==> flow/design.v <==
`timescale 1ns/10ps
module des_core (
    input         clk,           
    input         rst,           
    input         en,            
    input         start,         
    input  [63:0] data_in,       
    input  [63:0] key_in,        
    input         decrypt,       
    output [63:0] data_out,      
    output        done           
);
localparam IDLE    = 2'd0;
localparam COMPUTE = 2'd1;
localparam DONE    = 2'd2;
(* fsm_encoding = "auto" *) reg [1:0] state, state_next;
reg [3:0] round_cnt, round_cnt_next;   
reg [31:0] l_reg, l_reg_next;
reg [31:0] r_reg, r_reg_next;
reg [63:0] output_reg, output_reg_next;
reg done_reg, done_reg_next;
reg [27:0] c_reg, c_reg_next;
reg [27:0] d_reg, d_reg_next;
reg [47:0] current_subkey_reg, current_subkey_next;
reg decrypt_reg, decrypt_reg_next;
function automatic [63:0] initial_permutation;
    input [63:0] data;
    begin
        initial_permutation = {
            data[6], data[14], data[22], data[30], data[38], data[46], data[54], data[62],
            data[4], data[12], data[20], data[28], data[36], data[44], data[52], data[60],
            data[2], data[10], data[18], data[26], data[34], data[42], data[50], data[58],
            data[0], data[8], data[16], data[24], data[32], data[40], data[48], data[56],
            data[7], data[15], data[23], data[31], data[39], data[47], data[55], data[63],
            data[5], data[13], data[21], data[29], data[37], data[45], data[53], data[61],
            data[3], data[11], data[19], data[27], data[35], data[43], data[51], data[59],
            data[1], data[9], data[17], data[25], data[33], data[41], data[49], data[57]
        };
    end
endfunction
function automatic [63:0] final_permutation;
    input [63:0] data;
    begin
        final_permutation = {
            data[24], data[56], data[16], data[48], data[8], data[40], data[0], data[32],
            data[25], data[57], data[17], data[49], data[9], data[41], data[1], data[33],
            data[26], data[58], data[18], data[50], data[10], data[42], data[2], data[34],
            data[27], data[59], data[19], data[51], data[11], data[43], data[3], data[35],
            data[28], data[60], data[20], data[52], data[12], data[44], data[4], data[36],
            data[29], data[61], data[21], data[53], data[13], data[45], data[5], data[37],
            data[30], data[62], data[22], data[54], data[14], data[46], data[6], data[38],
            data[31], data[63], data[23], data[55], data[15], data[47], data[7], data[39]
        };
    end
endfunction
function automatic [55:0] pc1;
    input [63:0] key;
    begin
        pc1 = {
            key[7], key[15], key[23], key[31], key[39], key[47], key[55],
            key[63], key[6], key[14], key[22], key[30], key[38], key[46],
            key[54], key[62], key[5], key[13], key[21], key[29], key[37],
            key[45], key[53], key[61], key[4], key[12], key[20], key[28],
            key[1], key[9], key[17], key[25], key[33], key[41], key[49],
            key[57], key[2], key[10], key[18], key[26], key[34], key[42],
            key[50], key[58], key[3], key[11], key[19], key[27], key[35],
            key[43], key[51], key[59], key[36], key[44], key[52], key[60]
        };
    end
endfunction
function automatic [47:0] pc2;
    input [55:0] key;
    begin
        pc2 = {
            key[42], key[39], key[45], key[32], key[55], key[51],
            key[53], key[28], key[41], key[50], key[35], key[46],
            key[33], key[37], key[44], key[52], key[30], key[48],
            key[40], key[49], key[29], key[36], key[43], key[54],
            key[15], key[4], key[25], key[19], key[9], key[1],
            key[26], key[16], key[5], key[11], key[23], key[8],
            key[12], key[7], key[17], key[0], key[22], key[3],
            key[10], key[14], key[6], key[20], key[27], key[24]
        };
    end
endfunction
function automatic [27:0] rotate_left28;
    input [27:0] value;
    input [1:0] amount;
    begin
        case (amount)
            2'd1: rotate_left28 = {value[26:0], value[27]};
            2'd2: rotate_left28 = {value[25:0], value[27:26]};
            default: rotate_left28 = value;
        endcase
    end
endfunction
function automatic [27:0] rotate_right28;
    input [27:0] value;
    input [1:0] amount;
    begin
        case (amount)
            2'd1: rotate_right28 = {value[0], value[27:1]};
            2'd2: rotate_right28 = {value[1:0], value[27:2]};
            default: rotate_right28 = value;
        endcase
    end
endfunction
function automatic [1:0] shift_amount;
    input [3:0] round_index;
    begin
        case (round_index)
            4'd0,
            4'd1,
            4'd8,
            4'd15: shift_amount = 2'd1;
            default: shift_amount = 2'd2;
        endcase
    end
endfunction
function automatic [55:0] compute_cd_after_16_shifts;
    input [55:0] cd_in;
    reg [27:0] c_tmp;
    reg [27:0] d_tmp;
    integer idx;
    begin
        c_tmp = cd_in[55:28];
        d_tmp = cd_in[27:0];
        for (idx = 0; idx < 16; idx = idx + 1) begin
            c_tmp = rotate_left28(c_tmp, shift_amount(idx[3:0]));
            d_tmp = rotate_left28(d_tmp, shift_amount(idx[3:0]));
        end
        compute_cd_after_16_shifts = {c_tmp, d_tmp};
    end
endfunction
function automatic [47:0] expansion;
    input [31:0] data;
    begin
        expansion = {
            data[0], data[31], data[30], data[29], data[28], data[27],
            data[28], data[27], data[26], data[25], data[24], data[23],
            data[24], data[23], data[22], data[21], data[20], data[19],
            data[20], data[19], data[18], data[17], data[16], data[15],
            data[16], data[15], data[14], data[13], data[12], data[11],
            data[12], data[11], data[10], data[9], data[8], data[7],
            data[8], data[7], data[6], data[5], data[4], data[3],
            data[4], data[3], data[2], data[1], data[0], data[31]
        };
    end
endfunction
function automatic [3:0] sbox1;
    input [5:0] data;
    reg [1:0] row;
    reg [3:0] col;
    begin
        row = {data[5], data[0]};
        col = data[4:1];
        case ({row, col})
            6'h00: sbox1 = 4'hE; 6'h01: sbox1 = 4'h4; 6'h02: sbox1 = 4'hD; 6'h03: sbox1 = 4'h1;
            6'h04: sbox1 = 4'h2; 6'h05: sbox1 = 4'hF; 6'h06: sbox1 = 4'hB; 6'h07: sbox1 = 4'h8;
            6'h08: sbox1 = 4'h3; 6'h09: sbox1 = 4'hA; 6'h0A: sbox1 = 4'h6; 6'h0B: sbox1 = 4'hC;
            6'h0C: sbox1 = 4'h5; 6'h0D: sbox1 = 4'h9; 6'h0E: sbox1 = 4'h0; 6'h0F: sbox1 = 4'h7;
            6'h10: sbox1 = 4'h0; 6'h11: sbox1 = 4'hF; 6'h12: sbox1 = 4'h7; 6'h13: sbox1 = 4'h4;
            6'h14: sbox1 = 4'hE; 6'h15: sbox1 = 4'h2; 6'h16: sbox1 = 4'hD; 6'h17: sbox1 = 4'h1;
            6'h18: sbox1 = 4'hA; 6'h19: sbox1 = 4'h6; 6'h1A: sbox1 = 4'hC; 6'h1B: sbox1 = 4'hB;
            6'h1C: sbox1 = 4'h9; 6'h1D: sbox1 = 4'h5; 6'h1E: sbox1 = 4'h3; 6'h1F: sbox1 = 4'h8;
            6'h20: sbox1 = 4'h4; 6'h21: sbox1 = 4'h1; 6'h22: sbox1 = 4'hE; 6'h23: sbox1 = 4'h8;
            6'h24: sbox1 = 4'hD; 6'h25: sbox1 = 4'h6; 6'h26: sbox1 = 4'h2; 6'h27: sbox1 = 4'hB;
            6'h28: sbox1 = 4'hF; 6'h29: sbox1 = 4'hC; 6'h2A: sbox1 = 4'h9; 6'h2B: sbox1 = 4'h7;
            6'h2C: sbox1 = 4'h3; 6'h2D: sbox1 = 4'hA; 6'h2E: sbox1 = 4'h5; 6'h2F: sbox1 = 4'h0;
            6'h30: sbox1 = 4'hF; 6'h31: sbox1 = 4'hC; 6'h32: sbox1 = 4'h8; 6'h33: sbox1 = 4'h2;
            6'h34: sbox1 = 4'h4; 6'h35: sbox1 = 4'h9; 6'h36: sbox1 = 4'h1; 6'h37: sbox1 = 4'h7;
            6'h38: sbox1 = 4'h5; 6'h39: sbox1 = 4'hB; 6'h3A: sbox1 = 4'h3; 6'h3B: sbox1 = 4'hE;
            6'h3C: sbox1 = 4'hA; 6'h3D: sbox1 = 4'h0; 6'h3E: sbox1 = 4'h6; 6'h3F: sbox1 = 4'hD;
        endcase
    end
endfunction
function automatic [3:0] sbox2;
    input [5:0] data;
    reg [1:0] row;
    reg [3:0] col;
    begin
        row = {data[5], data[0]};
        col = data[4:1];
        case ({row, col})
            6'h00: sbox2 = 4'hF; 6'h01: sbox2 = 4'h1; 6'h02: sbox2 = 4'h8; 6'h03: sbox2 = 4'hE;
            6'h04: sbox2 = 4'h6; 6'h05: sbox2 = 4'hB; 6'h06: sbox2 = 4'h3; 6'h07: sbox2 = 4'h4;
            6'h08: sbox2 = 4'h9; 6'h09: sbox2 = 4'h7; 6'h0A: sbox2 = 4'h2; 6'h0B: sbox2 = 4'hD;
            6'h0C: sbox2 = 4'hC; 6'h0D: sbox2 = 4'h0; 6'h0E: sbox2 = 4'h5; 6'h0F: sbox2 = 4'hA;
            6'h10: sbox2 = 4'h3; 6'h11: sbox2 = 4'hD; 6'h12: sbox2 = 4'h4; 6'h13: sbox2 = 4'h7;
            6'h14: sbox2 = 4'hF; 6'h15: sbox2 = 4'h2; 6'h16: sbox2 = 4'h8; 6'h17: sbox2 = 4'hE;
            6'h18: sbox2 = 4'hC; 6'h19: sbox2 = 4'h0; 6'h1A: sbox2 = 4'h1; 6'h1B: sbox2 = 4'hA;
            6'h1C: sbox2 = 4'h6; 6'h1D: sbox2 = 4'h9; 6'h1E: sbox2 = 4'hB; 6'h1F: sbox2 = 4'h5;
            6'h20: sbox2 = 4'h0; 6'h21: sbox2 = 4'hE; 6'h22: sbox2 = 4'h7; 6'h23: sbox2 = 4'hB;
            6'h24: sbox2 = 4'hA; 6'h25: sbox2 = 4'h4; 6'h26: sbox2 = 4'hD; 6'h27: sbox2 = 4'h1;
            6'h28: sbox2 = 4'h5; 6'h29: sbox2 = 4'h8; 6'h2A: sbox2 = 4'hC; 6'h2B: sbox2 = 4'h6;
            6'h2C: sbox2 = 4'h9; 6'h2D: sbox2 = 4'h3; 6'h2E: sbox2 = 4'h2; 6'h2F: sbox2 = 4'hF;
            6'h30: sbox2 = 4'hD; 6'h31: sbox2 = 4'h8; 6'h32: sbox2 = 4'hA; 6'h33: sbox2 = 4'h1;
            6'h34: sbox2 = 4'h3; 6'h35: sbox2 = 4'hF; 6'h36: sbox2 = 4'h4; 6'h37: sbox2 = 4'h2;
            6'h38: sbox2 = 4'hB; 6'h39: sbox2 = 4'h6; 6'h3A: sbox2 = 4'h7; 6'h3B: sbox2 = 4'hC;
            6'h3C: sbox2 = 4'h0; 6'h3D: sbox2 = 4'h5; 6'h3E: sbox2 = 4'hE; 6'h3F: sbox2 = 4'h9;
        endcase
    end
endfunction
function automatic [3:0] sbox3;
    input [5:0] data;
    reg [1:0] row;
    reg [3:0] col;
    begin
        row = {data[5], data[0]};
        col = data[4:1];
        case ({row, col})
            6'h00: sbox3 = 4'hA; 6'h01: sbox3 = 4'h0; 6'h02: sbox3 = 4'h9; 6'h03: sbox3 = 4'hE;
            6'h04: sbox3 = 4'h6; 6'h05: sbox3 = 4'h3; 6'h06: sbox3 = 4'hF; 6'h07: sbox3 = 4'h5;
            6'h08: sbox3 = 4'h1; 6'h09: sbox3 = 4'hD; 6'h0A: sbox3 = 4'hC; 6'h0B: sbox3 = 4'h7;
            6'h0C: sbox3 = 4'hB; 6'h0D: sbox3 = 4'h4; 6'h0E: sbox3 = 4'h2; 6'h0F: sbox3 = 4'h8;
            6'h10: sbox3 = 4'hD; 6'h11: sbox3 = 4'h7; 6'h12: sbox3 = 4'h0; 6'h13: sbox3 = 4'h9;
            6'h14: sbox3 = 4'h3; 6'h15: sbox3 = 4'h4; 6'h16: sbox3 = 4'h6; 6'h17: sbox3 = 4'hA;
            6'h18: sbox3 = 4'h2; 6'h19: sbox3 = 4'h8; 6'h1A: sbox3 = 4'h5; 6'h1B: sbox3 = 4'hE;
            6'h1C: sbox3 = 4'hC; 6'h1D: sbox3 = 4'hB; 6'h1E: sbox3 = 4'hF; 6'h1F: sbox3 = 4'h1;
            6'h20: sbox3 = 4'hD; 6'h21: sbox3 = 4'h6; 6'h22: sbox3 = 4'h4; 6'h23: sbox3 = 4'h9;
            6'h24: sbox3 = 4'h8; 6'h25: sbox3 = 4'hF; 6'h26: sbox3 = 4'h3; 6'h27: sbox3 = 4'h0;
            6'h28: sbox3 = 4'hB; 6'h29: sbox3 = 4'h1; 6'h2A: sbox3 = 4'h2; 6'h2B: sbox3 = 4'hC;
            6'h2C: sbox3 = 4'h5; 6'h2D: sbox3 = 4'hA; 6'h2E: sbox3 = 4'hE; 6'h2F: sbox3 = 4'h7;
            6'h30: sbox3 = 4'h1; 6'h31: sbox3 = 4'hA; 6'h32: sbox3 = 4'hD; 6'h33: sbox3 = 4'h0;
            6'h34: sbox3 = 4'h6; 6'h35: sbox3 = 4'h9; 6'h36: sbox3 = 4'h8; 6'h37: sbox3 = 4'h7;
            6'h38: sbox3 = 4'h4; 6'h39: sbox3 = 4'hF; 6'h3A: sbox3 = 4'hE; 6'h3B: sbox3 = 4'h3;
            6'h3C: sbox3 = 4'hB; 6'h3D: sbox3 = 4'h5; 6'h3E: sbox3 = 4'h2; 6'h3F: sbox3 = 4'hC;
        endcase
    end
endfunction
function automatic [3:0] sbox4;
    input [5:0] data;
    reg [1:0] row;
    reg [3:0] col;
    begin
        row = {data[5], data[0]};
        col = data[4:1];
        case ({row, col})
            6'h00: sbox4 = 4'h7; 6'h01: sbox4 = 4'hD; 6'h02: sbox4 = 4'hE; 6'h03: sbox4 = 4'h3;
            6'h04: sbox4 = 4'h0; 6'h05: sbox4 = 4'h6; 6'h06: sbox4 = 4'h9; 6'h07: sbox4 = 4'hA;
            6'h08: sbox4 = 4'h1; 6'h09: sbox4 = 4'h2; 6'h0A: sbox4 = 4'h8; 6'h0B: sbox4 = 4'h5;
            6'h0C: sbox4 = 4'hB; 6'h0D: sbox4 = 4'hC; 6'h0E: sbox4 = 4'h4; 6'h0F: sbox4 = 4'hF;
            6'h10: sbox4 = 4'hD; 6'h11: sbox4 = 4'h8; 6'h12: sbox4 = 4'hB; 6'h13: sbox4 = 4'h5;
            6'h14: sbox4 = 4'h6; 6'h15: sbox4 = 4'hF; 6'h16: sbox4 = 4'h0; 6'h17: sbox4 = 4'h3;
            6'h18: sbox4 = 4'h4; 6'h19: sbox4 = 4'h7; 6'h1A: sbox4 = 4'h2; 6'h1B: sbox4 = 4'hC;
            6'h1C: sbox4 = 4'h1; 6'h1D: sbox4 = 4'hA; 6'h1E: sbox4 = 4'hE; 6'h1F: sbox4 = 4'h9;
            6'h20: sbox4 = 4'hA; 6'h21: sbox4 = 4'h6; 6'h22: sbox4 = 4'h9; 6'h23: sbox4 = 4'h0;
            6'h24: sbox4 = 4'hC; 6'h25: sbox4 = 4'hB; 6'h26: sbox4 = 4'h7; 6'h27: sbox4 = 4'hD;
            6'h28: sbox4 = 4'hF; 6'h29: sbox4 = 4'h1; 6'h2A: sbox4 = 4'h3; 6'h2B: sbox4 = 4'hE;
            6'h2C: sbox4 = 4'h5; 6'h2D: sbox4 = 4'h2; 6'h2E: sbox4 = 4'h8; 6'h2F: sbox4 = 4'h4;
            6'h30: sbox4 = 4'h3; 6'h31: sbox4 = 4'hF; 6'h32: sbox4 = 4'h0; 6'h33: sbox4 = 4'h6;
            6'h34: sbox4 = 4'hA; 6'h35: sbox4 = 4'h1; 6'h36: sbox4 = 4'hD; 6'h37: sbox4 = 4'h8;
            6'h38: sbox4 = 4'h9; 6'h39: sbox4 = 4'h4; 6'h3A: sbox4 = 4'h5; 6'h3B: sbox4 = 4'hB;
            6'h3C: sbox4 = 4'hC; 6'h3D: sbox4 = 4'h7; 6'h3E: sbox4 = 4'h2; 6'h3F: sbox4 = 4'hE;
        endcase
    end
endfunction
function automatic [3:0] sbox5;
    input [5:0] data;
    reg [1:0] row;
    reg [3:0] col;
    begin
        row = {data[5], data[0]};
        col = data[4:1];
        case ({row, col})
            6'h00: sbox5 = 4'h2; 6'h01: sbox5 = 4'hC; 6'h02: sbox5 = 4'h4; 6'h03: sbox5 = 4'h1;
            6'h04: sbox5 = 4'h7; 6'h05: sbox5 = 4'hA; 6'h06: sbox5 = 4'hB; 6'h07: sbox5 = 4'h6;
            6'h08: sbox5 = 4'h8; 6'h09: sbox5 = 4'h5; 6'h0A: sbox5 = 4'h3; 6'h0B: sbox5 = 4'hF;
            6'h0C: sbox5 = 4'hD; 6'h0D: sbox5 = 4'h0; 6'h0E: sbox5 = 4'hE; 6'h0F: sbox5 = 4'h9;
            6'h10: sbox5 = 4'hE; 6'h11: sbox5 = 4'hB; 6'h12: sbox5 = 4'h2; 6'h13: sbox5 = 4'hC;
            6'h14: sbox5 = 4'h4; 6'h15: sbox5 = 4'h7; 6'h16: sbox5 = 4'hD; 6'h17: sbox5 = 4'h1;
            6'h18: sbox5 = 4'h5; 6'h19: sbox5 = 4'h0; 6'h1A: sbox5 = 4'hF; 6'h1B: sbox5 = 4'hA;
            6'h1C: sbox5 = 4'h3; 6'h1D: sbox5 = 4'h9; 6'h1E: sbox5 = 4'h8; 6'h1F: sbox5 = 4'h6;
            6'h20: sbox5 = 4'h4; 6'h21: sbox5 = 4'h2; 6'h22: sbox5 = 4'h1; 6'h23: sbox5 = 4'hB;
            6'h24: sbox5 = 4'hA; 6'h25: sbox5 = 4'hD; 6'h26: sbox5 = 4'h7; 6'h27: sbox5 = 4'h8;
            6'h28: sbox5 = 4'hF; 6'h29: sbox5 = 4'h9; 6'h2A: sbox5 = 4'hC; 6'h2B: sbox5 = 4'h5;
            6'h2C: sbox5 = 4'h6; 6'h2D: sbox5 = 4'h3; 6'h2E: sbox5 = 4'h0; 6'h2F: sbox5 = 4'hE;
            6'h30: sbox5 = 4'hB; 6'h31: sbox5 = 4'h8; 6'h32: sbox5 = 4'hC; 6'h33: sbox5 = 4'h7;
            6'h34: sbox5 = 4'h1; 6'h35: sbox5 = 4'hE; 6'h36: sbox5 = 4'h2; 6'h37: sbox5 = 4'hD;
            6'h38: sbox5 = 4'h6; 6'h39: sbox5 = 4'hF; 6'h3A: sbox5 = 4'h0; 6'h3B: sbox5 = 4'h9;
            6'h3C: sbox5 = 4'hA; 6'h3D: sbox5 = 4'h4; 6'h3E: sbox5 = 4'h5; 6'h3F: sbox5 = 4'h3;
        endcase
    end
endfunction
function automatic [3:0] sbox6;
    input [5:0] data;
    reg [1:0] row;
    reg [3:0] col;
    begin
        row = {data[5], data[0]};
        col = data[4:1];
        case ({row, col})
            6'h00: sbox6 = 4'hC; 6'h01: sbox6 = 4'h1; 6'h02: sbox6 = 4'hA; 6'h03: sbox6 = 4'hF;
            6'h04: sbox6 = 4'h9; 6'h05: sbox6 = 4'h2; 6'h06: sbox6 = 4'h6; 6'h07: sbox6 = 4'h8;
            6'h08: sbox6 = 4'h0; 6'h09: sbox6 = 4'hD; 6'h0A: sbox6 = 4'h3; 6'h0B: sbox6 = 4'h4;
            6'h0C: sbox6 = 4'hE; 6'h0D: sbox6 = 4'h7; 6'h0E: sbox6 = 4'h5; 6'h0F: sbox6 = 4'hB;
            6'h10: sbox6 = 4'hA; 6'h11: sbox6 = 4'hF; 6'h12: sbox6 = 4'h4; 6'h13: sbox6 = 4'h2;
            6'h14: sbox6 = 4'h7; 6'h15: sbox6 = 4'hC; 6'h16: sbox6 = 4'h9; 6'h17: sbox6 = 4'h5;
            6'h18: sbox6 = 4'h6; 6'h19: sbox6 = 4'h1; 6'h1A: sbox6 = 4'hD; 6'h1B: sbox6 = 4'hE;
            6'h1C: sbox6 = 4'h0; 6'h1D: sbox6 = 4'hB; 6'h1E: sbox6 = 4'h3; 6'h1F: sbox6 = 4'h8;
            6'h20: sbox6 = 4'h9; 6'h21: sbox6 = 4'hE; 6'h22: sbox6 = 4'hF; 6'h23: sbox6 = 4'h5;
            6'h24: sbox6 = 4'h2; 6'h25: sbox6 = 4'h8; 6'h26: sbox6 = 4'hC; 6'h27: sbox6 = 4'h3;
            6'h28: sbox6 = 4'h7; 6'h29: sbox6 = 4'h0; 6'h2A: sbox6 = 4'h4; 6'h2B: sbox6 = 4'hA;
            6'h2C: sbox6 = 4'h1; 6'h2D: sbox6 = 4'hD; 6'h2E: sbox6 = 4'hB; 6'h2F: sbox6 = 4'h6;
            6'h30: sbox6 = 4'h4; 6'h31: sbox6 = 4'h3; 6'h32: sbox6 = 4'h2; 6'h33: sbox6 = 4'hC;
            6'h34: sbox6 = 4'h9; 6'h35: sbox6 = 4'h5; 6'h36: sbox6 = 4'hF; 6'h37: sbox6 = 4'hA;
            6'h38: sbox6 = 4'hB; 6'h39: sbox6 = 4'hE; 6'h3A: sbox6 = 4'h1; 6'h3B: sbox6 = 4'h7;
            6'h3C: sbox6 = 4'h6; 6'h3D: sbox6 = 4'h0; 6'h3E: sbox6 = 4'h8; 6'h3F: sbox6 = 4'hD;
        endcase
    end
endfunction
function automatic [3:0] sbox7;
    input [5:0] data;
    reg [1:0] row;
    reg [3:0] col;
    begin
        row = {data[5], data[0]};
        col = data[4:1];
        case ({row, col})
            6'h00: sbox7 = 4'h4; 6'h01: sbox7 = 4'hB; 6'h02: sbox7 = 4'h2; 6'h03: sbox7 = 4'hE;
            6'h04: sbox7 = 4'hF; 6'h05: sbox7 = 4'h0; 6'h06: sbox7 = 4'h8; 6'h07: sbox7 = 4'hD;
            6'h08: sbox7 = 4'h3; 6'h09: sbox7 = 4'hC; 6'h0A: sbox7 = 4'h9; 6'h0B: sbox7 = 4'h7;
            6'h0C: sbox7 = 4'h5; 6'h0D: sbox7 = 4'hA; 6'h0E: sbox7 = 4'h6; 6'h0F: sbox7 = 4'h1;
            6'h10: sbox7 = 4'hD; 6'h11: sbox7 = 4'h0; 6'h12: sbox7 = 4'hB; 6'h13: sbox7 = 4'h7;
            6'h14: sbox7 = 4'h4; 6'h15: sbox7 = 4'h9; 6'h16: sbox7 = 4'h1; 6'h17: sbox7 = 4'hA;
            6'h18: sbox7 = 4'hE; 6'h19: sbox7 = 4'h3; 6'h1A: sbox7 = 4'h5; 6'h1B: sbox7 = 4'hC;
            6'h1C: sbox7 = 4'h2; 6'h1D: sbox7 = 4'hF; 6'h1E: sbox7 = 4'h8; 6'h1F: sbox7 = 4'h6;
            6'h20: sbox7 = 4'h1; 6'h21: sbox7 = 4'h4; 6'h22: sbox7 = 4'hB; 6'h23: sbox7 = 4'hD;
            6'h24: sbox7 = 4'hC; 6'h25: sbox7 = 4'h3; 6'h26: sbox7 = 4'h7; 6'h27: sbox7 = 4'hE;
            6'h28: sbox7 = 4'hA; 6'h29: sbox7 = 4'hF; 6'h2A: sbox7 = 4'h6; 6'h2B: sbox7 = 4'h8;
            6'h2C: sbox7 = 4'h0; 6'h2D: sbox7 = 4'h5; 6'h2E: sbox7 = 4'h9; 6'h2F: sbox7 = 4'h2;
            6'h30: sbox7 = 4'h6; 6'h31: sbox7 = 4'hB; 6'h32: sbox7 = 4'hD; 6'h33: sbox7 = 4'h8;
            6'h34: sbox7 = 4'h1; 6'h35: sbox7 = 4'h4; 6'h36: sbox7 = 4'hA; 6'h37: sbox7 = 4'h7;
            6'h38: sbox7 = 4'h9; 6'h39: sbox7 = 4'h5; 6'h3A: sbox7 = 4'h0; 6'h3B: sbox7 = 4'hF;
            6'h3C: sbox7 = 4'hE; 6'h3D: sbox7 = 4'h2; 6'h3E: sbox7 = 4'h3; 6'h3F: sbox7 = 4'hC;
        endcase
    end
endfunction
function automatic [3:0] sbox8;
    input [5:0] data;
    reg [1:0] row;
    reg [3:0] col;
    begin
        row = {data[5], data[0]};
        col = data[4:1];
        case ({row, col})
            6'h00: sbox8 = 4'hD; 6'h01: sbox8 = 4'h2; 6'h02: sbox8 = 4'h8; 6'h03: sbox8 = 4'h4;
            6'h04: sbox8 = 4'h6; 6'h05: sbox8 = 4'hF; 6'h06: sbox8 = 4'hB; 6'h07: sbox8 = 4'h1;
            6'h08: sbox8 = 4'hA; 6'h09: sbox8 = 4'h9; 6'h0A: sbox8 = 4'h3; 6'h0B: sbox8 = 4'hE;
            6'h0C: sbox8 = 4'h5; 6'h0D: sbox8 = 4'h0; 6'h0E: sbox8 = 4'hC; 6'h0F: sbox8 = 4'h7;
            6'h10: sbox8 = 4'h1; 6'h11: sbox8 = 4'hF; 6'h12: sbox8 = 4'hD; 6'h13: sbox8 = 4'h8;
            6'h14: sbox8 = 4'hA; 6'h15: sbox8 = 4'h3; 6'h16: sbox8 = 4'h7; 6'h17: sbox8 = 4'h4;
            6'h18: sbox8 = 4'hC; 6'h19: sbox8 = 4'h5; 6'h1A: sbox8 = 4'h6; 6'h1B: sbox8 = 4'hB;
            6'h1C: sbox8 = 4'h0; 6'h1D: sbox8 = 4'hE; 6'h1E: sbox8 = 4'h9; 6'h1F: sbox8 = 4'h2;
            6'h20: sbox8 = 4'h7; 6'h21: sbox8 = 4'hB; 6'h22: sbox8 = 4'h4; 6'h23: sbox8 = 4'h1;
            6'h24: sbox8 = 4'h9; 6'h25: sbox8 = 4'hC; 6'h26: sbox8 = 4'hE; 6'h27: sbox8 = 4'h2;
            6'h28: sbox8 = 4'h0; 6'h29: sbox8 = 4'h6; 6'h2A: sbox8 = 4'hA; 6'h2B: sbox8 = 4'hD;
            6'h2C: sbox8 = 4'hF; 6'h2D: sbox8 = 4'h3; 6'h2E: sbox8 = 4'h5; 6'h2F: sbox8 = 4'h8;
            6'h30: sbox8 = 4'h2; 6'h31: sbox8 = 4'h1; 6'h32: sbox8 = 4'hE; 6'h33: sbox8 = 4'h7;
            6'h34: sbox8 = 4'h4; 6'h35: sbox8 = 4'hA; 6'h36: sbox8 = 4'h8; 6'h37: sbox8 = 4'hD;
            6'h38: sbox8 = 4'hF; 6'h39: sbox8 = 4'hC; 6'h3A: sbox8 = 4'h9; 6'h3B: sbox8 = 4'h0;
            6'h3C: sbox8 = 4'h3; 6'h3D: sbox8 = 4'h5; 6'h3E: sbox8 = 4'h6; 6'h3F: sbox8 = 4'hB;
        endcase
    end
endfunction
function automatic [31:0] pbox;
    input [31:0] data;
    begin
        pbox = {
            data[16], data[25], data[12], data[11], data[3], data[20], data[4], data[15],
            data[31], data[17], data[9], data[6], data[27], data[14], data[1], data[22],
            data[30], data[24], data[8], data[18], data[0], data[5], data[29], data[23],
            data[13], data[19], data[2], data[26], data[10], data[21], data[28], data[7]
        };
    end
endfunction
function automatic [31:0] f_function;
    input [31:0] r;
    input [47:0] subkey;
    reg [47:0] expanded;
    reg [47:0] xored;
    reg [31:0] sbox_out;
    begin
        expanded = expansion(r);
        xored = expanded ^ subkey;
        sbox_out = {
            sbox1(xored[47:42]),
            sbox2(xored[41:36]),
            sbox3(xored[35:30]),
            sbox4(xored[29:24]),
            sbox5(xored[23:18]),
            sbox6(xored[17:12]),
            sbox7(xored[11:6]),
            sbox8(xored[5:0])
        };
        f_function = pbox(sbox_out);
    end
endfunction
wire [55:0] pc1_key;
wire [55:0] decrypt_cd_seed;
wire [27:0] c_seed_wire;
wire [27:0] d_seed_wire;
assign pc1_key = pc1(key_in);
assign decrypt_cd_seed = compute_cd_after_16_shifts(pc1_key);
assign c_seed_wire = pc1_key[55:28];
assign d_seed_wire = pc1_key[27:0];
wire [63:0] ip_data;
wire [31:0] f_out;
assign ip_data = initial_permutation(data_in);
assign f_out = f_function(r_reg, current_subkey_reg);
always @(*) begin
    state_next = state;
    round_cnt_next = round_cnt;
    l_reg_next = l_reg;
    r_reg_next = r_reg;
    output_reg_next = output_reg;
    done_reg_next = 1'b0;
    c_reg_next = c_reg;
    d_reg_next = d_reg;
    current_subkey_next = current_subkey_reg;
    decrypt_reg_next = decrypt_reg;
    case (state)
        IDLE: begin
            if (start) begin
                decrypt_reg_next = decrypt;
                l_reg_next = ip_data[63:32];
                r_reg_next = ip_data[31:0];
                round_cnt_next = 4'd0;
                if (decrypt) begin
                    c_reg_next = decrypt_cd_seed[55:28];
                    d_reg_next = decrypt_cd_seed[27:0];
                end else begin
                    c_reg_next = rotate_left28(c_seed_wire, shift_amount(4'd0));
                    d_reg_next = rotate_left28(d_seed_wire, shift_amount(4'd0));
                end
                current_subkey_next = pc2({c_reg_next, d_reg_next});
                state_next = COMPUTE;
            end
        end
        COMPUTE: begin
            if (round_cnt < 4'd15) begin
                l_reg_next = r_reg;
                r_reg_next = l_reg ^ f_out;
                round_cnt_next = round_cnt + 4'd1;
                if (!decrypt_reg) begin
                    c_reg_next = rotate_left28(c_reg, shift_amount(round_cnt + 4'd1));
                    d_reg_next = rotate_left28(d_reg, shift_amount(round_cnt + 4'd1));
                end else begin
                    c_reg_next = rotate_right28(c_reg, shift_amount(4'd15 - round_cnt));
                    d_reg_next = rotate_right28(d_reg, shift_amount(4'd15 - round_cnt));
                end
                current_subkey_next = pc2({c_reg_next, d_reg_next});
            end else begin
                l_reg_next = r_reg;
                r_reg_next = l_reg ^ f_out;
                state_next = DONE;
            end
        end
        DONE: begin
            output_reg_next = final_permutation({r_reg, l_reg});
            done_reg_next = 1'b1;
            if (start) begin
                decrypt_reg_next = decrypt;
                l_reg_next = ip_data[63:32];
                r_reg_next = ip_data[31:0];
                round_cnt_next = 4'd0;
                if (decrypt) begin
                    c_reg_next = decrypt_cd_seed[55:28];
                    d_reg_next = decrypt_cd_seed[27:0];
                end else begin
                    c_reg_next = rotate_left28(c_seed_wire, shift_amount(4'd0));
                    d_reg_next = rotate_left28(d_seed_wire, shift_amount(4'd0));
                end
                current_subkey_next = pc2({c_reg_next, d_reg_next});
                state_next = COMPUTE;
            end else begin
                state_next = IDLE;
            end
        end
        default: state_next = IDLE;
    endcase
end
always @(posedge clk or posedge rst) begin
    if (rst) begin
        state <= IDLE;
        round_cnt <= 4'd0;
        l_reg <= 32'd0;
        r_reg <= 32'd0;
        output_reg <= 64'd0;
        done_reg <= 1'b0;
        c_reg <= 28'd0;
        d_reg <= 28'd0;
        current_subkey_reg <= 48'd0;
        decrypt_reg <= 1'b0;
    end else if (en) begin
        state <= state_next;
        round_cnt <= round_cnt_next;
        l_reg <= l_reg_next;
        r_reg <= r_reg_next;
        output_reg <= output_reg_next;
        done_reg <= done_reg_next;
        c_reg <= c_reg_next;
        d_reg <= d_reg_next;
        current_subkey_reg <= current_subkey_next;
        decrypt_reg <= decrypt_reg_next;
    end
end
assign data_out = output_reg;
assign done = done_reg;
endmodule
`timescale 1ns/10ps
module crc_sort_core(
    input wire clk,
    input wire rst,
    input wire en,
    input wire start,
    input wire [127:0] data_in,
    input wire [2:0] fn_sel,
    output reg [127:0] data_out,
    output reg done
);
localparam CRC_GEN = 3'b011;
localparam SORT    = 3'b100;
wire sort_start;
wire sort_en;
wire [127:0] sort_data_out;
wire sort_done;
wire crc_start;
wire crc_en;
wire [127:0] crc_data_out;
wire crc_done;
assign sort_start = (fn_sel == SORT) ? start : 1'b0;
assign crc_start  = (fn_sel == CRC_GEN) ? start : 1'b0;
assign sort_en = (fn_sel == SORT) && en;
assign crc_en  = (fn_sel == CRC_GEN) && en;
sort_core sort_inst (
    .clk(clk),
    .rst(rst),
    .en(sort_en),
    .start(sort_start),
    .data_in(data_in),
    .data_out(sort_data_out),
    .done(sort_done)
);
crc_core crc_inst (
    .clk(clk),
    .rst(rst),
    .en(crc_en),
    .start(crc_start),
    .data_in(data_in),
    .data_out(crc_data_out),
    .done(crc_done)
);
always @(*) begin
    case (fn_sel)
        SORT: begin
            data_out = sort_data_out;
            done = sort_done;
        end
        CRC_GEN: begin
            data_out = crc_data_out;
            done = crc_done;
        end
        default: begin
            data_out = 128'd0;
            done = 1'b0;
        end
    endcase
end
endmodule
module crc_core(
    input wire clk,
    input wire rst,
    input wire en,
    input wire start,
    input wire [127:0] data_in,
    output reg [127:0] data_out,
    output reg done
);
localparam [2:0] CRC_POLY = 3'b101;   
function automatic [2:0] crc_update_byte;
    input [2:0] crc_in;
    input [7:0] data_byte;
    integer idx;
    reg [2:0] crc_tmp;
    begin
        crc_tmp = crc_in;
        for (idx = 0; idx < 8; idx = idx + 1) begin
            if (crc_tmp[2] ^ data_byte[7 - idx]) begin
                crc_tmp = {crc_tmp[1:0], 1'b0} ^ CRC_POLY;
            end else begin
                crc_tmp = {crc_tmp[1:0], 1'b0};
            end
        end
        crc_update_byte = crc_tmp;
    end
endfunction
localparam IDLE = 2'd0;
localparam COMPUTE = 2'd1;
localparam DONE = 2'd2;
(* fsm_encoding = "auto" *) reg [1:0] state, state_next;
reg [2:0] crc_reg, crc_reg_next;
reg [4:0] byte_cnt, byte_cnt_next;
reg [127:0] data_reg, data_reg_next;
wire [7:0] current_byte;
assign current_byte = data_reg[127:120];
always @(*) begin
    state_next = state;
    crc_reg_next = crc_reg;
    byte_cnt_next = byte_cnt;
    data_reg_next = data_reg;
    done = 1'b0;
    case (state)
        IDLE: begin
            if (start) begin
                state_next = COMPUTE;
                crc_reg_next = 3'b000;  
                byte_cnt_next = 5'd0;
                data_reg_next = data_in;
            end
        end
        COMPUTE: begin
            if (byte_cnt < 5'd16) begin
                crc_reg_next = crc_update_byte(crc_reg, current_byte);
                data_reg_next = {data_reg[119:0], 8'd0};
                byte_cnt_next = byte_cnt + 5'd1;
            end else begin
                state_next = DONE;
            end
        end
        DONE: begin
            done = 1'b1;
            state_next = IDLE;
        end
        default: begin
            state_next = IDLE;
        end
    endcase
end
always @(*) begin
    data_out = {125'd0, crc_reg};
end
always @(posedge clk or posedge rst) begin
    if (rst) begin
        state <= IDLE;
        crc_reg <= 3'b000;
        byte_cnt <= 5'd0;
        data_reg <= 128'd0;
    end else if (en) begin
        state <= state_next;
        crc_reg <= crc_reg_next;
        byte_cnt <= byte_cnt_next;
        data_reg <= data_reg_next;
    end
end
endmodule
module sort_core(
    input wire clk,
    input wire rst,
    input wire en,
    input wire start,
    input wire [127:0] data_in,
    output reg [127:0] data_out,
    output reg done
);
localparam IDLE = 2'd0;
localparam SORT = 2'd1;
localparam DONE = 2'd2;
(* fsm_encoding = "auto" *) reg [1:0] state, state_next;
reg [4:0] cycle_cnt, cycle_cnt_next;
reg [7:0] sort_array [0:15];
reg [7:0] sort_array_next [0:15];
integer i;
always @(*) begin
    state_next = state;
    cycle_cnt_next = cycle_cnt;
    done = 1'b0;
    for (i = 0; i < 16; i = i + 1) begin
        sort_array_next[i] = sort_array[i];
    end
    case (state)
        IDLE: begin
            if (start) begin
                state_next = SORT;
                cycle_cnt_next = 5'd0;
                sort_array_next[0]  = data_in[7:0];
                sort_array_next[1]  = data_in[15:8];
                sort_array_next[2]  = data_in[23:16];
                sort_array_next[3]  = data_in[31:24];
                sort_array_next[4]  = data_in[39:32];
                sort_array_next[5]  = data_in[47:40];
                sort_array_next[6]  = data_in[55:48];
                sort_array_next[7]  = data_in[63:56];
                sort_array_next[8]  = data_in[71:64];
                sort_array_next[9]  = data_in[79:72];
                sort_array_next[10] = data_in[87:80];
                sort_array_next[11] = data_in[95:88];
                sort_array_next[12] = data_in[103:96];
                sort_array_next[13] = data_in[111:104];
                sort_array_next[14] = data_in[119:112];
                sort_array_next[15] = data_in[127:120];
            end
        end
        SORT: begin
            case (cycle_cnt)
                5'd0, 5'd2, 5'd4, 5'd6, 5'd8, 5'd10, 5'd12, 5'd14, 5'd16: begin
                    if (sort_array[0] < sort_array[1]) begin
                        sort_array_next[0] = sort_array[1];
                        sort_array_next[1] = sort_array[0];
                    end else begin
                        sort_array_next[0] = sort_array[0];
                        sort_array_next[1] = sort_array[1];
                    end
                    if (sort_array[2] < sort_array[3]) begin
                        sort_array_next[2] = sort_array[3];
                        sort_array_next[3] = sort_array[2];
                    end else begin
                        sort_array_next[2] = sort_array[2];
                        sort_array_next[3] = sort_array[3];
                    end
                    if (sort_array[4] < sort_array[5]) begin
                        sort_array_next[4] = sort_array[5];
                        sort_array_next[5] = sort_array[4];
                    end else begin
                        sort_array_next[4] = sort_array[4];
                        sort_array_next[5] = sort_array[5];
                    end
                    if (sort_array[6] < sort_array[7]) begin
                        sort_array_next[6] = sort_array[7];
                        sort_array_next[7] = sort_array[6];
                    end else begin
                        sort_array_next[6] = sort_array[6];
                        sort_array_next[7] = sort_array[7];
                    end
                    if (sort_array[8] < sort_array[9]) begin
                        sort_array_next[8] = sort_array[9];
                        sort_array_next[9] = sort_array[8];
                    end else begin
                        sort_array_next[8] = sort_array[8];
                        sort_array_next[9] = sort_array[9];
                    end
                    if (sort_array[10] < sort_array[11]) begin
                        sort_array_next[10] = sort_array[11];
                        sort_array_next[11] = sort_array[10];
                    end else begin
                        sort_array_next[10] = sort_array[10];
                        sort_array_next[11] = sort_array[11];
                    end
                    if (sort_array[12] < sort_array[13]) begin
                        sort_array_next[12] = sort_array[13];
                        sort_array_next[13] = sort_array[12];
                    end else begin
                        sort_array_next[12] = sort_array[12];
                        sort_array_next[13] = sort_array[13];
                    end
                    if (sort_array[14] < sort_array[15]) begin
                        sort_array_next[14] = sort_array[15];
                        sort_array_next[15] = sort_array[14];
                    end else begin
                        sort_array_next[14] = sort_array[14];
                        sort_array_next[15] = sort_array[15];
                    end
                    cycle_cnt_next = cycle_cnt + 1;
                    if (cycle_cnt == 5'd16) begin
                        state_next = DONE;
                    end
                end
                5'd1, 5'd3, 5'd5, 5'd7, 5'd9, 5'd11, 5'd13, 5'd15: begin
                    if (sort_array[1] < sort_array[2]) begin
                        sort_array_next[1] = sort_array[2];
                        sort_array_next[2] = sort_array[1];
                    end else begin
                        sort_array_next[1] = sort_array[1];
                        sort_array_next[2] = sort_array[2];
                    end
                    if (sort_array[3] < sort_array[4]) begin
                        sort_array_next[3] = sort_array[4];
                        sort_array_next[4] = sort_array[3];
                    end else begin
                        sort_array_next[3] = sort_array[3];
                        sort_array_next[4] = sort_array[4];
                    end
                    if (sort_array[5] < sort_array[6]) begin
                        sort_array_next[5] = sort_array[6];
                        sort_array_next[6] = sort_array[5];
                    end else begin
                        sort_array_next[5] = sort_array[5];
                        sort_array_next[6] = sort_array[6];
                    end
                    if (sort_array[7] < sort_array[8]) begin
                        sort_array_next[7] = sort_array[8];
                        sort_array_next[8] = sort_array[7];
                    end else begin
                        sort_array_next[7] = sort_array[7];
                        sort_array_next[8] = sort_array[8];
                    end
                    if (sort_array[9] < sort_array[10]) begin
                        sort_array_next[9] = sort_array[10];
                        sort_array_next[10] = sort_array[9];
                    end else begin
                        sort_array_next[9] = sort_array[9];
                        sort_array_next[10] = sort_array[10];
                    end
                    if (sort_array[11] < sort_array[12]) begin
                        sort_array_next[11] = sort_array[12];
                        sort_array_next[12] = sort_array[11];
                    end else begin
                        sort_array_next[11] = sort_array[11];
                        sort_array_next[12] = sort_array[12];
                    end
                    if (sort_array[13] < sort_array[14]) begin
                        sort_array_next[13] = sort_array[14];
                        sort_array_next[14] = sort_array[13];
                    end else begin
                        sort_array_next[13] = sort_array[13];
                        sort_array_next[14] = sort_array[14];
                    end
                    cycle_cnt_next = cycle_cnt + 1;
                end
                default: begin
                    state_next = DONE;
                end
            endcase
        end
        DONE: begin
            done = 1'b1;
            state_next = IDLE;
        end
        default: begin
            state_next = IDLE;
        end
    endcase
end
always @(*) begin
    data_out = {sort_array[0],  sort_array[1],  sort_array[2],  sort_array[3],
                sort_array[4],  sort_array[5],  sort_array[6],  sort_array[7],
                sort_array[8],  sort_array[9],  sort_array[10], sort_array[11],
                sort_array[12], sort_array[13], sort_array[14], sort_array[15]};
end
always @(posedge clk or posedge rst) begin
    if (rst) begin
        state <= IDLE;
        cycle_cnt <= 5'd0;
        for (i = 0; i < 16; i = i + 1) begin
            sort_array[i] <= 8'd0;
        end
    end else if (en) begin
        state <= state_next;
        cycle_cnt <= cycle_cnt_next;
        for (i = 0; i < 16; i = i + 1) begin
            sort_array[i] <= sort_array_next[i];
        end
    end
end
endmodule
`timescale 1ns/10ps
module IOTDF( clk, rst, in_en, iot_in, fn_sel, busy, valid, iot_out);
input          clk;
input          rst;
input          in_en;
input  [7:0]   iot_in;
input  [2:0]   fn_sel;
output         busy;
output         valid;
output [127:0] iot_out;
localparam DES_ENCRYPT = 3'b001;
localparam DES_DECRYPT = 3'b010;
localparam CRC_GEN     = 3'b011;
localparam SORT        = 3'b100;
localparam IDLE    = 2'd0;
localparam LOAD    = 2'd1;
(* fsm_encoding = "auto" *) reg [1:0]   current_state, next_state;
reg [3:0]   load_cnt, load_cnt_next;
reg         load_sel, load_sel_next;
reg [127:0] data_buf0, data_buf0_next;
reg [127:0] data_buf1, data_buf1_next;
reg [1:0]   buffer_full, buffer_full_next;
reg         compute_sel, compute_sel_next;
reg         compute_active, compute_active_next;
reg         busy_reg, busy_reg_next;
reg [127:0] result_reg, result_reg_next;
reg         valid_reg, valid_reg_next;
reg         des_start_reg, des_start_reg_next;
reg         crc_sort_start_reg, crc_sort_start_reg_next;
reg         des_en_reg, des_en_reg_next;
reg         crc_sort_en_reg, crc_sort_en_reg_next;
(* synopsys_clock_gating = "true" *) wire enable;
function automatic [127:0] write_byte;
    input [127:0] word_in;
    input [3:0]  byte_idx;
    input [7:0]  byte_value;
    begin
        write_byte = word_in;
        case (byte_idx)
            4'd0:  write_byte[7:0]       = byte_value;
            4'd1:  write_byte[15:8]      = byte_value;
            4'd2:  write_byte[23:16]     = byte_value;
            4'd3:  write_byte[31:24]     = byte_value;
            4'd4:  write_byte[39:32]     = byte_value;
            4'd5:  write_byte[47:40]     = byte_value;
            4'd6:  write_byte[55:48]     = byte_value;
            4'd7:  write_byte[63:56]     = byte_value;
            4'd8:  write_byte[71:64]     = byte_value;
            4'd9:  write_byte[79:72]     = byte_value;
            4'd10: write_byte[87:80]     = byte_value;
            4'd11: write_byte[95:88]     = byte_value;
            4'd12: write_byte[103:96]    = byte_value;
            4'd13: write_byte[111:104]   = byte_value;
            4'd14: write_byte[119:112]   = byte_value;
            4'd15: write_byte[127:120]   = byte_value;
            default: write_byte = word_in;
        endcase
    end
endfunction
wire [127:0] compute_data;
wire [63:0]  des_data_in;
wire [63:0]  des_key_in;
wire         des_decrypt;
wire [63:0]  des_data_out;
wire         des_done;
wire         mode_is_des;
wire         mode_is_crc_sort;
assign compute_data   = (compute_sel == 1'b0) ? data_buf0 : data_buf1;
assign mode_is_des    = (fn_sel == DES_ENCRYPT) || (fn_sel == DES_DECRYPT);
assign mode_is_crc_sort = (fn_sel == CRC_GEN) || (fn_sel == SORT);
assign des_decrypt    = (fn_sel == DES_DECRYPT);
assign des_data_in    = mode_is_des ? compute_data[63:0] : 64'd0;
assign des_key_in     = mode_is_des ? compute_data[127:64] : 64'd0;
des_core des_inst (
    .clk(clk),
    .rst(rst),
    .en(des_en_reg),
    .start(des_start_reg),
    .data_in(des_data_in),
    .key_in(des_key_in),
    .decrypt(des_decrypt),
    .data_out(des_data_out),
    .done(des_done)
);
wire [127:0] crc_sort_data_in;
wire [127:0] crc_sort_data_out;
wire         crc_sort_done;
assign crc_sort_data_in = mode_is_crc_sort ? compute_data : 128'd0;
crc_sort_core crc_sort_inst (
    .clk(clk),
    .rst(rst),
    .en(crc_sort_en_reg),
    .start(crc_sort_start_reg),
    .data_in(crc_sort_data_in),
    .fn_sel(fn_sel),
    .data_out(crc_sort_data_out),
    .done(crc_sort_done)
);
assign busy    = busy_reg;
assign valid   = valid_reg;
assign iot_out = result_reg;
always @(*) begin
    load_cnt_next = load_cnt;
    load_sel_next = load_sel;
    data_buf0_next = data_buf0;
    data_buf1_next = data_buf1;
    buffer_full_next = buffer_full;
    compute_sel_next = compute_sel;
    compute_active_next = compute_active;
    result_reg_next = result_reg;
    valid_reg_next = 1'b0;
    busy_reg_next = busy_reg;
    des_start_reg_next = 1'b0;
    crc_sort_start_reg_next = 1'b0;
    next_state = current_state;
    des_en_reg_next = des_en_reg;
    crc_sort_en_reg_next = crc_sort_en_reg;
    case (current_state)
        IDLE: begin
            if (in_en) begin
                if (!buffer_full[0]) begin
                    load_sel_next = 1'b0;
                    load_cnt_next = 4'd1;
                    data_buf0_next = write_byte(128'd0, 4'd0, iot_in);
                    next_state = LOAD;
                    busy_reg_next = 1'b0;
                end else if (!buffer_full[1]) begin
                    load_sel_next = 1'b1;
                    load_cnt_next = 4'd1;
                    data_buf1_next = write_byte(128'd0, 4'd0, iot_in);
                    next_state = LOAD;
                    busy_reg_next = 1'b0;
                end else begin
                    next_state = IDLE;
                    busy_reg_next = 1'b1;
                end
            end else begin
                next_state = IDLE;
            end
        end
        LOAD: begin
            if (in_en) begin
                next_state = LOAD;
                if (load_sel == 1'b0) begin
                    data_buf0_next = write_byte(data_buf0, load_cnt, iot_in);
                    if (load_cnt == 4'd15) begin
                        load_cnt_next = 4'd0;
                        buffer_full_next[0] = 1'b1;
                        next_state = IDLE;
                        if (buffer_full[1])
                            busy_reg_next = 1'b1;
                    end else begin
                        load_cnt_next = load_cnt + 4'd1;
                        if ((load_cnt == 4'd14) && buffer_full[1])
                            busy_reg_next = 1'b1;
                    end
                end else begin
                    data_buf1_next = write_byte(data_buf1, load_cnt, iot_in);
                    if (load_cnt == 4'd15) begin
                        load_cnt_next = 4'd0;
                        buffer_full_next[1] = 1'b1;
                        next_state = IDLE;
                        if (buffer_full[0])
                            busy_reg_next = 1'b1;
                    end else begin
                        load_cnt_next = load_cnt + 4'd1;
                        if ((load_cnt == 4'd14) && buffer_full[0])
                            busy_reg_next = 1'b1;
                    end
                end
            end else begin
                next_state = LOAD;
            end
        end
        default: begin
            next_state = IDLE;
        end
    endcase
    if (compute_active) begin
        if (mode_is_des) begin
            if (des_done) begin
                result_reg_next = {compute_data[127:64], des_data_out};
                valid_reg_next = 1'b1;
                buffer_full_next[compute_sel] = 1'b0;
                compute_active_next = 1'b0;
                busy_reg_next = 1'b0;
            end
        end else if (mode_is_crc_sort) begin
            if (crc_sort_done) begin
                result_reg_next = crc_sort_data_out;
                valid_reg_next = 1'b1;
                buffer_full_next[compute_sel] = 1'b0;
                compute_active_next = 1'b0;
                busy_reg_next = 1'b0;
            end
        end else begin
            if (des_done || crc_sort_done) begin
                buffer_full_next[compute_sel] = 1'b0;
                compute_active_next = 1'b0;
                busy_reg_next = 1'b0;
            end
        end
    end
    if (!compute_active_next) begin
        if (buffer_full_next[0] || buffer_full_next[1]) begin
            compute_sel_next = buffer_full_next[0] ? 1'b0 : 1'b1;
            compute_active_next = 1'b1;
            if (mode_is_des) begin
                des_start_reg_next = 1'b1;
            end else if (mode_is_crc_sort) begin
                crc_sort_start_reg_next = 1'b1;
            end
        end
    end
    des_en_reg_next = compute_active_next && mode_is_des;
    crc_sort_en_reg_next = compute_active_next && mode_is_crc_sort;
end
assign enable = in_en |
                      compute_active |
                      compute_active_next |
                      valid_reg |
                      valid_reg_next |
                      busy_reg |
                      busy_reg_next;
always @(posedge clk or posedge rst) begin
    if (rst) begin
        load_cnt            <= 4'd0;
        load_sel            <= 1'b0;
        data_buf0           <= 128'd0;
        data_buf1           <= 128'd0;
        buffer_full         <= 2'b00;
        compute_sel         <= 1'b0;
        compute_active      <= 1'b0;
        result_reg          <= 128'd0;
        valid_reg           <= 1'b0;
        busy_reg            <= 1'b0;
        des_start_reg       <= 1'b0;
        crc_sort_start_reg  <= 1'b0;
        des_en_reg          <= 1'b0;
        crc_sort_en_reg     <= 1'b0;
        current_state       <= IDLE;
    end else if (enable) begin
        load_cnt            <= load_cnt_next;
        load_sel            <= load_sel_next;
        data_buf0           <= data_buf0_next;
        data_buf1           <= data_buf1_next;
        buffer_full         <= buffer_full_next;
        compute_sel         <= compute_sel_next;
        compute_active      <= compute_active_next;
        result_reg          <= result_reg_next;
        valid_reg           <= valid_reg_next;
        busy_reg            <= busy_reg_next;
        des_start_reg       <= des_start_reg_next;
        crc_sort_start_reg  <= crc_sort_start_reg_next;
        des_en_reg          <= des_en_reg_next;
        crc_sort_en_reg     <= crc_sort_en_reg_next;
        current_state       <= next_state;
    end
end
endmodule
### Reports on IOTDF

The steps from the RTL of IOTDF to its reports follow in flow order.
Line numbers count from 1 in the design file above.
Operators: Yosys type, input widths -> output width; for muxes data width and select width s.
Cell names lack the library's common part.
The mark n/a stands for no value.

* top module: IOTDF
* clock input: clk
* standard-cell library: sky130hd
* library corner: tt_025C_1v80

### Word-level counts

Counts by Yosys on the flattened word-level netlist (proc, flatten, opt, wreduce). Print and check cells are left out. Cells with the same type and inputs are merged into one.
Memory sizes are those after Yosys's memory passes, which may raise the word count (mostly to a power of two), join words into wider ones and drop unused or constant bits.

* bits of input ports: 14
* ROM bits: 2048
* memories: 8
* elaborated cells: 620
* register bits after elaboration: 914

Memories
* (no name shown): words 64, bits a word 4, read ports 1, wr ports 0, line 346 `case ({row, col})`
* (no name shown): words 64, bits a word 4, read ports 1, wr ports 0, line 319 `case ({row, col})`
* (no name shown): words 64, bits a word 4, read ports 1, wr ports 0, line 292 `case ({row, col})`
* (no name shown): words 64, bits a word 4, read ports 1, wr ports 0, line 265 `case ({row, col})`
* (no name shown): words 64, bits a word 4, read ports 1, wr ports 0, line 238 `case ({row, col})`
* (no name shown): words 64, bits a word 4, read ports 1, wr ports 0, line 211 `case ({row, col})`

Further memories, not shown: 2.

* bitwise operators: 28
* eq/ne operators: 110
* shift operators: 2
* $add $sub $neg: 6
* reduce/logical cells: 108
* multiplexer cells: 262
* magnitude comparators: 17

Operators by type and width (number)
* $mux 128: 17
* $pmux 128 s2: 4
* $mux 8: 64
* $pmux 8 s2: 30
* $pmux 28 s2: 6
* $reduce_or 15->1: 16
* $mux 28: 8
* $reduce_and 8->1: 16
* $pmux 32 s2: 2
* $mux 64: 2
* $lt 8x8->1: 15
* $reduce_and 7->1: 16
* $pmux 48 s2: 1
* $mux 48: 2
* $reduce_and 6->1: 15
* $mux 3: 24
* $ne 2x2->1 const B: 34
* $mux 32: 2
* $mux 1: 55
* $ne 3x3->1 const B: 17
* $eq 4x4->1 const B: 12
* $xor 48x48->48: 1
* $mux 2: 22
* $eq 5x4->1 const B: 8
* $xor 32x32->32: 1
* $mux 4: 7
* $reduce_and 4->1: 5
* $eq 5x3->1 const B: 4

Not listed: further kinds 49, cells in them 127.

### Longest topological paths

Longest topological path by Yosys (ltp), each cell counted once; first at word level (registers and memories cut), then after technology mapping (sequential cells cut; the memories' decode and read muxes count).

* depth in word-level cells: 32
* ABC_AREA: 0
* depth in mapped cells: 12

### After synthesis

Source: synth_stat.txt of the flow (Yosys; design flattened, memories mapped). It holds for the ABC_AREA given above (unset counts as 0); a run with the other value may have another netlist.
The area totals of this step are shown rounded.

Cell types
* dfrtp_1: number 865, area in all 2.16E+04 um^2
* o21ai_0: number 788, area in all 3.94E+03 um^2
* nand2_1: number 944, area in all 3.54E+03 um^2
* mux2i_1: number 246, area in all 2.46E+03 um^2
* ha_1: number 180, area in all 2252.16 um^2
* a21oi_1: number 416, area in all 2.08E+03 um^2
* clkbuf_1: number 366, area in all 1.37E+03 um^2
* mux2_2: number 110, area in all 1.24E+03 um^2
* nor2_1: number 303, area in all 1.14E+03 um^2
* a221o_1: number 104, area in all 1.04E+03 um^2
* nor3_1: number 170, area in all 850.816 um^2
* xnor2_1: number 74, area in all 648.122 um^2
* a211oi_1: number 86, area in all 645.619 um^2
* xor2_1: number 72, area in all 630.605 um^2
* a311oi_1: number 63, area in all 551.779 um^2
* a22oi_1: number 71, area in all 533.011 um^2
* inv_1: number 141, area in all 529.258 um^2
* a21o_1: number 63, area in all 472.954 um^2

Not listed: further types 63, cells in them 532.

* buffer cells: 456
* cell area after synthesis: 49400 um^2
* mapped cells: 5594
* sequential part of the area: 21750 um^2
* flip-flop cells: 869

The figures by module come from a second, unflattened synthesis with its own total; it is not the netlist above.

* cells (unflattened synthesis): 5754
* area (unflattened synthesis): 55470 um^2

Rows give one instance, submodules left out.

By module
* IOTDF: cells 1656, area 19670 um^2, instances 1
* des_core: cells 1994, area 16670 um^2, instances 1
* sort_core: cells 1216, area 10450 um^2, instances 1
* crc_core: cells 724, area 7333 um^2, instances 1
* crc_sort_core: cells 164, area 1348 um^2, instances 1

### Worst setup path after synthesis

OpenSTA on the mapped netlist: ideal clock, no wires. The path of least setup slack (recovery checks aside). Input and output delay are each 20% of the period. Register names are those of the netlist, which keeps one name where synthesis merged equal registers.

* path type: in2reg
* start: input port fn_sel[0]
* end: register crc_sort_inst.sort_inst.sort_array[12][0]
* period: 5000 ps
* time at the first pin: 1000 ps
* required time: 4875 ps
* stages: 8
* path slack: 2051 ps
* setup time: 125 ps
* delay of the path: 1950 ps
* arrival time: 2825 ps
* synthesis period reached: 2949 ps

"delay of the path" is the arrival time less input delay plus setup time.
"stages": output pins that drive a net of the path, with the launching flip-flop's if there is one; two outputs of one cell count as two.
"synthesis period reached" = period - worst setup slack (recovery checks aside). The figure is calculated, with input and output delays left at 20% of the set period.
The rows between start and end are the longest chain of elaborated cells between them; the timing report does not say that the signal goes this way. Where chains are equally long, one stands for them.
A line is the first line of the expression or statement that the cell stems from. Yosys adds cells for indexed reads and writes and turns some case tables into memories.

* cells stage by stage: nand2b_1 -> nor2_2 -> nand3_1 -> a31oi_2 -> o21ai_1 -> nor2b_1 -> buf_2 -> mux2_2
* cells in the longest elaborated chain: 5

RTL lines, path after synthesis
* from (decl): line 862 `input  [2:0]   fn_sel;`
* $eq 3x2->1: line 925 `assign mode_is_crc_sort = (fn_sel == CRC_GEN) || (fn_sel == SORT);`
* $logic_or 1x1->1: line 925
* $mux 128: line 943 `assign crc_sort_data_in = mode_is_crc_sort ? compute_data : 128'd0;`
* $mux 8: line 683 `if (start) begin`
* $pmux 8 s2: line 681 `case (state)`
* to (assign): line 845 `sort_array[i] <= 8'd0;`
* to (assign): line 851 `sort_array[i] <= sort_array_next[i];`
* to (decl): line 671 `reg [7:0] sort_array [0:15];`

### Worst path after layout

From the final timing report of stored run 1: the path of least setup slack in the routed layout; clock arrival at registers is part of the times.
The path's times are printed in steps of 10 ps; the period is the one set.

* path type: reg2reg
* start: register des_inst.current_subkey_reg[7]
* end: register des_inst.r_reg[20]
* path slack: 450 ps
* stages: 10
* arrival time: 3890 ps
* time at the first pin: 740 ps
* period: 3710 ps
* setup time: 110 ps
* required time: 4330 ps

The rows between start and end are the longest chain of elaborated cells between them; the timing report does not say that the signal goes this way. Where chains are equally long, one stands for them.
A memory read counts as a cell of the chain, while the word-level depth stops at memories.

* cells stage by stage: dfrtp_1 -> xor2_1 -> buf_4 -> ha_1 -> a211oi_1 -> o311ai_0 -> o21ai_0 -> buf_4 -> xor2_1 -> a221o_1
* cells in the longest elaborated chain: 4

RTL lines, path after layout
* from (decl): line 24 `reg [47:0] current_subkey_reg, current_subkey_next;`
* from (assign): line 493 `current_subkey_reg <= 48'd0;`
* from (assign): line 504 `current_subkey_reg <= current_subkey_next;`
* $xor 48x48->48: line 385 `xored = expanded ^ subkey;`
* $mem_v2 64x4: line 319 `case ({row, col})`
* $xor 32x32->32: line 443 `r_reg_next = l_reg ^ f_out;`
* $pmux 32 s2: line 422 `case (state)`
* to (assign): line 488 `r_reg <= 32'd0;`
* to (assign): line 499 `r_reg <= r_reg_next;`
* to (decl): line 19 `reg [31:0] r_reg, r_reg_next;`

==> results <==
3 stored runs of IOTDF in the flow (synthesis by Yosys, layout by OpenROAD, sky130hd cells), in arbitrary order. Constraints: input delay and output delay 20% of the set period each, output load 0.01 pF.
"period achieved" = clock period - worst setup slack. The figure is calculated, with input and output delays left at 20% of the set period.
"time used up by the worst setup path" = time allowed to the worst setup path (clock period - input delay - output delay, where it has them) - its slack; a late launch clock adds to it, a late capture clock takes from it.
"total power after layout" rests on the timing tool's default activity at the inputs, not on a simulated workload.
"time used up by the worst setup path" is given in steps of 10 ps.
The measured numbers are rounded.

### Stored run 1

Settings: `ABC_AREA=0`, `CAP_MARGIN=35`, `CORE_MARGIN=4`, `CORE_UTILIZATION=25`, `GPL_ROUTABILITY_DRIVEN=0`, `MAX_ROUTING_LAYER=met5`, `MIN_ROUTING_LAYER=met1`, `PLACE_DENSITY_LB_ADDON=0.26`, `SETUP_SLACK_MARGIN=0.08`, `TNS_END_PERCENT=20`, `period_ns=3.71`, `SLEW_MARGIN=20`

- Total negative slack: 0 ps
- Setup slack of the critical path: 446 ps
- Area inside the die boundary: 204800 um^2
- Time used up by the worst setup path: 3260 ps
- Kind of the worst setup path: reg2reg
- Chip area after synthesis (Yosys): 49400 um^2
- Utilization: 0.302
- Period achieved: 3264 ps
- Standard-cell area after routing: 59190 um^2
- Total power after layout: 33980 µW

### Stored run 2

Settings: `CAP_MARGIN=40`, `CELL_PAD_IN_SITES_DETAIL_PLACEMENT=1`, `CORE_UTILIZATION=52`, `CTS_CLUSTER_DIAMETER=292`, `GPL_ROUTABILITY_DRIVEN=0`, `GPL_TIMING_DRIVEN=0`, `HOLD_SLACK_MARGIN=0.09`, `MAX_ROUTING_LAYER=met4`, `PLACE_DENSITY_LB_ADDON=0.26`, `TNS_END_PERCENT=100`, `period_ns=5.0`, `CORE_MARGIN=2`, `SLEW_MARGIN=20`

Did not finish, routing stopped with GRT-0116.

### Stored run 3

Settings: `period_ns=3.74`, `CAP_MARGIN=20`, `CORE_MARGIN=2`, `CORE_UTILIZATION=40`, `SLEW_MARGIN=20`

- Standard-cell area after routing: 56650 um^2
- Setup slack of the critical path: 547 ps
- Total power after layout: 31840 µW
- Time used up by the worst setup path: 3190 ps
- Kind of the worst setup path: reg2reg
- Period achieved: 3193 ps
- Total negative slack: 0 ps
- Area inside the die boundary: 126300 um^2
- Utilization: 0.464
- Chip area after synthesis (Yosys): 49400 um^2
